==> flow/design.v <==
module project_euler_17(
  input clk,
  input reset,
  output reg [3:0] ones_digit,
  output reg [3:0] tens_digit,
  output reg [3:0] hundreds_digit,
  output reg [15:0] letter_count,
  output reg done
);
  integer next_ones_digit;
  integer next_tens_digit;
  integer next_hundreds_digit;
  integer letters;
  always @(posedge clk or posedge reset)
  begin
    if (reset) begin
      ones_digit <= 0;
      tens_digit <= 0;
      hundreds_digit <= 0;
      letter_count <= 0;
      done <= 0;
    end
    else if (!done) begin
      next_ones_digit = 0;
      next_tens_digit = 0;
      next_hundreds_digit = 0;
      letters = 0;
      next_tens_digit[3:0] = tens_digit;
      next_hundreds_digit[3:0] = hundreds_digit;
      if (ones_digit == 9) begin
        next_ones_digit = 0;
        if (tens_digit == 9) begin
          next_tens_digit = 0;
          if (hundreds_digit == 9) begin
            next_hundreds_digit = 0;
            letters += 11;  
            done <= 1;
          end
          else
            next_hundreds_digit[3:0] = hundreds_digit + 1;
        end
        else
          next_tens_digit[3:0] = tens_digit + 1;
      end
      else
        next_ones_digit[3:0] = ones_digit + 1;
      if (next_tens_digit != 1) begin
        case (next_ones_digit)
          1: letters += 3;  
          2: letters += 3;  
          3: letters += 5;  
          4: letters += 4;  
          5: letters += 4;  
          6: letters += 3;  
          7: letters += 5;  
          8: letters += 5;  
          9: letters += 4;  
        endcase
        case (next_tens_digit)
          2: letters += 6;  
          3: letters += 6;  
          4: letters += 5;  
          5: letters += 5;  
          6: letters += 5;  
          7: letters += 7;  
          8: letters += 6;  
          9: letters += 6;  
        endcase
      end
      else begin
        case (next_ones_digit)
          0: letters += 3;  
          1: letters += 6;  
          2: letters += 6;  
          3: letters += 8;  
          4: letters += 8;  
          5: letters += 7;  
          6: letters += 7;  
          7: letters += 9;  
          8: letters += 8;  
          9: letters += 8;  
        endcase
      end
      case (next_hundreds_digit)
        1: letters += 10;  
        2: letters += 10;  
        3: letters += 12;  
        4: letters += 11;  
        5: letters += 11;  
        6: letters += 10;  
        7: letters += 12;  
        8: letters += 12;  
        9: letters += 11;  
      endcase
      if (next_hundreds_digit > 0 && ((next_ones_digit > 0) || (next_tens_digit > 0)))
        letters += 3;  
      ones_digit <= next_ones_digit[3:0];
      tens_digit <= next_tens_digit[3:0];
      hundreds_digit <= next_hundreds_digit[3:0];
      letter_count <= letter_count + letters[15:0];
    end
  end
endmodule
# From RTL to reports: project_euler_17
# Each step is given for the RTL above and for the edited RTL.
# "orig" refers to lines of the RTL above, "edited" to lines of the edited file.
# "change": "edited" minus "orig" as printed here.
# Library cell names are shortened.
# A cell with n/a has no value.
# setup
top_module	project_euler_17
clock_port	clk
lib	sky130hd
pvt_corner	tt_025C_1v80

# Edit of the RTL
# Unified diff, file above to edited file.
# The edit is scripted: it alters the design's behaviour and was not made to optimise anything.
# begin of diff
@@ -93,5 +93,4 @@
         9: letters += 11;  
       endcase
-      if (next_hundreds_digit > 0 && ((next_ones_digit > 0) || (next_tens_digit > 0)))
         letters += 3;  
       ones_digit <= next_ones_digit[3:0];
# end of diff

# After elaboration
# Source: Yosys, flattened and elaborated, memories not mapped. Widths are those after wreduce. Registers that Yosys merges into a memory's read port (data or address) are not register bits. Print and check cells do not count. Equal cells are merged and count once.
# op_classes
item	orig	edited	change
reduce_logical	14	12	-2
add_sub_neg	18	18	0
eq_ne	30	30	0
cmp	3	0	-3
mux	29	27	-2
# ops
op	orig	edited	change
32-bit by 1-bit greater-than comparator with 1-bit output (second input constant)	3	0	-3
16-bit two-way mux	8	6	-2
1-bit logical AND	1	0	-1
1-bit logical OR	1	0	-1
32-bit by 3-bit equality test with 1-bit output (second input constant)	12	12	0
4-bit two-way mux	10	10	0
16-bit by 4-bit adder with 16-bit output (second input constant)	7	7	0
3-bit OR reduction	7	7	0
32-bit by 2-bit equality test with 1-bit output (second input constant)	6	6	0
32-bit by 4-bit equality test with 1-bit output (second input constant)	6	6	0
16-bit by 5-bit adder with 16-bit output (second input constant)	5	5	0
1-bit two-way mux	4	4	0
4-bit by 1-bit adder with 4-bit output (second input constant)	3	3	0
4-bit equality test (second input constant)	3	3	0
16-bit case mux with 3-bit select	3	3	0
16-bit by 3-bit adder with 16-bit output (second input constant)	2	2	0
32-bit by 1-bit equality test with 1-bit output (second input constant)	2	2	0
32-bit two-way mux	2	2	0
2-bit OR reduction	2	2	0
4-bit OR reduction	2	2	0
16-bit adder	1	1	0
32-bit zero test	1	1	0
28-bit two-way mux	1	1	0
32-bit by 2-bit inequality test with 1-bit output (second input constant)	1	1	0
16-bit case mux with 5-bit select	1	1	0
# word_totals
item	orig	edited	change
inputBits	2	2	0
reg_bits	29	29	0

# Depth
# Depth = most cells in a row (Yosys ltp): at word level without a register or memory, in the mapped netlist without a sequential cell, where the memories' decode and read muxes count.
# depth
item	orig	edited	change
depth_word	20	18	-2
ABC_AREA	0	0	n/a
mapped_depth	29	27	-2

# Netlist
# Yosys stat after the flow's synthesis: flattened, memories mapped to cells. It holds for the ABC_AREA given above (unset counts as 0); a run with the other value may have another netlist.
# synth_totals
item	orig	edited	change
stdcells	362	281	-81
mapped_area_um2	2909.0	2489.9	-419.1
sequential_area_um2	725.7	725.7	0.0
buffers	23	15	-8
flip_flops	29	29	0
# types
type	orig	edited	change
nand2_1	32	15	-17
nor2_1	27	14	-13
nor3_1	15	3	-12
o21ai_0	28	17	-11
xor2_1	13	3	-10
a21oi_1	17	9	-8
nand4_1	8	1	-7
ha_1	17	22	5
nand2b_1	10	5	-5
inv_1	23	27	4
nor2b_1	5	9	4
o21bai_1	4	0	-4
buf_2	6	3	-3
nor3b_1	6	3	-3
a31oi_1	2	5	3
mux2i_1	2	5	3
o32ai_1	0	3	3
or2_2	0	3	3
# Not every row of either side is listed.

# Worst setup path after synthesis
# Path of least setup slack by OpenSTA after synthesis, without wires, with an ideal clock, recovery checks aside; 20% of the period is set as input and as output delay. Where synthesis merged equal registers, the netlist keeps one of their names.
# synth_timing
item	orig	edited	change
path_type	register to register	register to register	n/a
from	reg ones_digit[1]	reg ones_digit[1]	n/a
to	reg letter_count[11]	reg letter_count[15]	n/a
arrival_time_ns	5.738	5.063	-0.675
path_stages	30	25	-5
slack_ns	4.129	4.812	0.683
clock_period_ns	10.0	10.0	0.0
setup_ns	0.133	0.125	-0.008
delay_ns	5.871	5.188	-0.683
path_buffers	2	1	-1
synth_period_reached_ns	5.871	5.188	-0.683
# "delay_ns" = arrival - input delay + setup time.
# "path_stages": output pins that drive a net of the path, with the launching flip-flop's if there is one; two outputs of one cell count as two.
# "synth_period_reached_ns" is the clock period less the worst setup slack; recovery checks do not enter. This is arithmetic on one report: input and output delays are still those of the set period (20% each).
# Between the ends stands the longest chain of elaborated cells between them, by number of cells; it is not shown to be the way that was timed. Of several equally long chains one is given.
# Each line given opens the expression or statement behind the cell; cells for indexed reads and writes are added by Yosys, which also makes memories of some case tables.
# synth_between_orig
path_cell_list	dfrtp_1 buf_6 nand4bb_1 buf_4 nor4_2 nor2_1 nor3_1 fa_1 nand2_1 a211o_1 o22ai_1 nor2_1 a31o_2 inv_1 ha_1 nor2_1 nor3_1 o31ai_1 o41a_1 o221a_2 a311o_1 xor2_1 ha_1 inv_1 o21bai_1 a21oi_1 o21bai_1 a211oi_1 nor3b_1 xor2_1
elab_chain_len	19
cone_cells	80
# synth_rtl_orig
item	line_no	source
start, declared	4	output reg [3:0] ones_digit,
start, assigned	17	ones_digit <= 0;
start, assigned	97	ones_digit <= next_ones_digit[3:0];
4-bit by 1-bit adder with 4-bit output	46	next_ones_digit[3:0] = ones_digit + 1;
4-bit two-way mux	30	if (ones_digit == 9) begin
4-bit two-way mux	23	else if (!done) begin
32-bit by 4-bit equality test with 1-bit output	48	case (next_ones_digit)
3-bit OR reduction	n/a
16-bit case mux with 3-bit select	48
16-bit two-way mux	47	if (next_tens_digit != 1) begin
[... 5 more ...]	n/a
16-bit by 5-bit adder with 16-bit output	93	9: letters += 11;
16-bit case mux with 3-bit select	84	case (next_hundreds_digit)
16-bit two-way mux	23
16-bit by 3-bit adder with 16-bit output	96	letters += 3;
16-bit two-way mux	95	if (next_hundreds_digit > 0 && ((next_ones_digit > 0) || (next_tens_digit > 0)))
16-bit two-way mux	23
16-bit adder	100	letter_count <= letter_count + letters[15:0];
end, assigned	20	letter_count <= 0;
end, assigned	100
end, declared	7	output reg [15:0] letter_count,
# synth_between_edited
path_cell_list	dfrtp_1 buf_4 nand4bb_1 nor4_1 or2_2 nand3_1 fa_1 inv_1 o32ai_1 a211oi_1 inv_1 ha_1 a21o_1 a311o_1 a221oi_1 a31oi_1 ha_1 ha_1 nor2b_1 o21ai_0 a21oi_1 o21ai_0 a21oi_1 o2111ai_1 xnor2_1
elab_chain_len	17
cone_cells	73
# synth_rtl_edited
item	line_no	source
start, declared	4	output reg [3:0] ones_digit,
start, assigned	17	ones_digit <= 0;
start, assigned	96	ones_digit <= next_ones_digit[3:0];
4-bit by 1-bit adder with 4-bit output	46	next_ones_digit[3:0] = ones_digit + 1;
4-bit two-way mux	30	if (ones_digit == 9) begin
4-bit two-way mux	23	else if (!done) begin
32-bit by 4-bit equality test with 1-bit output	48	case (next_ones_digit)
3-bit OR reduction	n/a
16-bit case mux with 3-bit select	48
16-bit two-way mux	47	if (next_tens_digit != 1) begin
[... 3 more ...]	n/a
16-bit two-way mux	47
16-bit two-way mux	23
16-bit by 5-bit adder with 16-bit output	93	9: letters += 11;
16-bit case mux with 3-bit select	84	case (next_hundreds_digit)
16-bit two-way mux	23
16-bit by 3-bit adder with 16-bit output	95	letters += 3;
16-bit adder	99	letter_count <= letter_count + letters[15:0];
end, assigned	20	letter_count <= 0;
end, assigned	99
end, declared	7	output reg [15:0] letter_count,

# Worst path after layout
# From the final timing report of the runs of pair 1: the path of least setup slack in the routed layout; clock arrival at registers is part of the times.
# layout_timing
item	orig	edited	change
path_type	register to register	register to register	n/a
from	reg ones_digit[1]	reg ones_digit[1]	n/a
to	reg letter_count[13]	reg letter_count[15]	n/a
clock_period_ns	10.0	10.0	0.0
path_stages	28	24	-4
slack_ns	3.18	4.04	0.86
setup_ns	0.12	0.11	-0.01
arrival_time_ns	6.98	6.13	-0.85
path_buffers	0	0	0
# Between the ends stands the longest chain of elaborated cells between them, by number of cells; it is not shown to be the way that was timed. Of several equally long chains one is given.
# layout_between_orig
path_cell_list	dfrtp_1 nand4bb_1 nor4_2 nor2_1 nor3_1 fa_1 nand2_1 a211o_1 o22ai_1 nor2_1 a31o_2 inv_1 ha_1 nor2_1 nor3_1 o31ai_1 o41a_1 o221a_2 a311o_1 xor2_1 ha_1 inv_1 o21bai_1 a21oi_1 o21bai_1 a211oi_1 nor3b_1 xor2_1
elab_chain_len	19
cone_cells	80
# layout_rtl_orig
item	line_no	source
start, declared	4	output reg [3:0] ones_digit,
start, assigned	17	ones_digit <= 0;
start, assigned	97	ones_digit <= next_ones_digit[3:0];
4-bit by 1-bit adder with 4-bit output	46	next_ones_digit[3:0] = ones_digit + 1;
4-bit two-way mux	30	if (ones_digit == 9) begin
4-bit two-way mux	23	else if (!done) begin
32-bit by 4-bit equality test with 1-bit output	48	case (next_ones_digit)
3-bit OR reduction	n/a
16-bit case mux with 3-bit select	48
16-bit two-way mux	47	if (next_tens_digit != 1) begin
[... 5 more ...]	n/a
16-bit by 5-bit adder with 16-bit output	93	9: letters += 11;
16-bit case mux with 3-bit select	84	case (next_hundreds_digit)
16-bit two-way mux	23
16-bit by 3-bit adder with 16-bit output	96	letters += 3;
16-bit two-way mux	95	if (next_hundreds_digit > 0 && ((next_ones_digit > 0) || (next_tens_digit > 0)))
16-bit two-way mux	23
16-bit adder	100	letter_count <= letter_count + letters[15:0];
end, assigned	20	letter_count <= 0;
end, assigned	100
end, declared	7	output reg [15:0] letter_count,
# layout_between_edited
path_cell_list	dfrtp_1 nand4bb_1 nor4_1 or2_2 nand3_1 fa_1 inv_1 o32ai_1 a211oi_1 inv_1 ha_1 a21o_1 a311o_1 a221oi_1 a31oi_1 ha_1 ha_1 nor2b_1 o21ai_0 a21oi_1 o21ai_0 a21oi_1 o2111ai_1 xnor2_1
elab_chain_len	17
cone_cells	73
# layout_rtl_edited
item	line_no	source
start, declared	4	output reg [3:0] ones_digit,
start, assigned	17	ones_digit <= 0;
start, assigned	96	ones_digit <= next_ones_digit[3:0];
4-bit by 1-bit adder with 4-bit output	46	next_ones_digit[3:0] = ones_digit + 1;
4-bit two-way mux	30	if (ones_digit == 9) begin
4-bit two-way mux	23	else if (!done) begin
32-bit by 4-bit equality test with 1-bit output	48	case (next_ones_digit)
3-bit OR reduction	n/a
16-bit case mux with 3-bit select	48
16-bit two-way mux	47	if (next_tens_digit != 1) begin
[... 3 more ...]	n/a
16-bit two-way mux	47
16-bit two-way mux	23
16-bit by 5-bit adder with 16-bit output	93	9: letters += 11;
16-bit case mux with 3-bit select	84	case (next_hundreds_digit)
16-bit two-way mux	23
16-bit by 3-bit adder with 16-bit output	95	letters += 3;
16-bit adder	99	letter_count <= letter_count + letters[15:0];
end, assigned	20	letter_count <= 0;
end, assigned	99
end, declared	7	output reg [15:0] letter_count,

# Layout results
# Runs of the flow (Yosys, OpenROAD) on both versions; the two runs of a pair have the same settings. The constraints put input and output delay at 20% of the set period each and load the outputs with 0.01 pF.
# settings_pair_1
period_ns	10.0
CAP_MARGIN	20
CORE_MARGIN	2
CORE_UTILIZATION	40
SLEW_MARGIN	20
# results_pair_1
item	orig	edited	change
ws_setup_ns	3.178	4.036	0.858
tns_setup_ns	0.000	0.000	0.000
final_stdcell_area_um2	3352.0	2917.8	-434.2
utilization_pct	47.0	49.0	2.0
achieved_period_ns	6.822	5.964	-0.858
synth_area_um2	2909.0	2489.9	-419.1
die_area_um2	7970.9	6871.6	-1099.3
# settings_pair_2
CELL_PAD_IN_SITES_GLOBAL_PLACEMENT	3
CORE_ASPECT_RATIO	0.72
CORE_UTILIZATION	30
CTS_CLUSTER_SIZE	82
GPL_ROUTABILITY_DRIVEN	0
PLACE_DENSITY	0.56
SETUP_SLACK_MARGIN	1.25
SLEW_MARGIN	5
period_ns	10.0
CAP_MARGIN	20
CORE_MARGIN	2
# results_pair_2
item	orig	edited	change
ws_setup_ns	2.960	3.684	0.724
tns_setup_ns	0.000	0.000	0.000
final_stdcell_area_um2	3462.1	3011.6	-450.5
utilization_pct	36.7	37.1	0.4
achieved_period_ns	7.040	6.316	-0.724
synth_area_um2	2909.0	2489.9	-419.1
die_area_um2	10511.0	9054.5	-1456.5
# "achieved_period_ns" means the clock period less the worst setup slack. The figure is calculated, with input and output delays left at 20% of the set period.
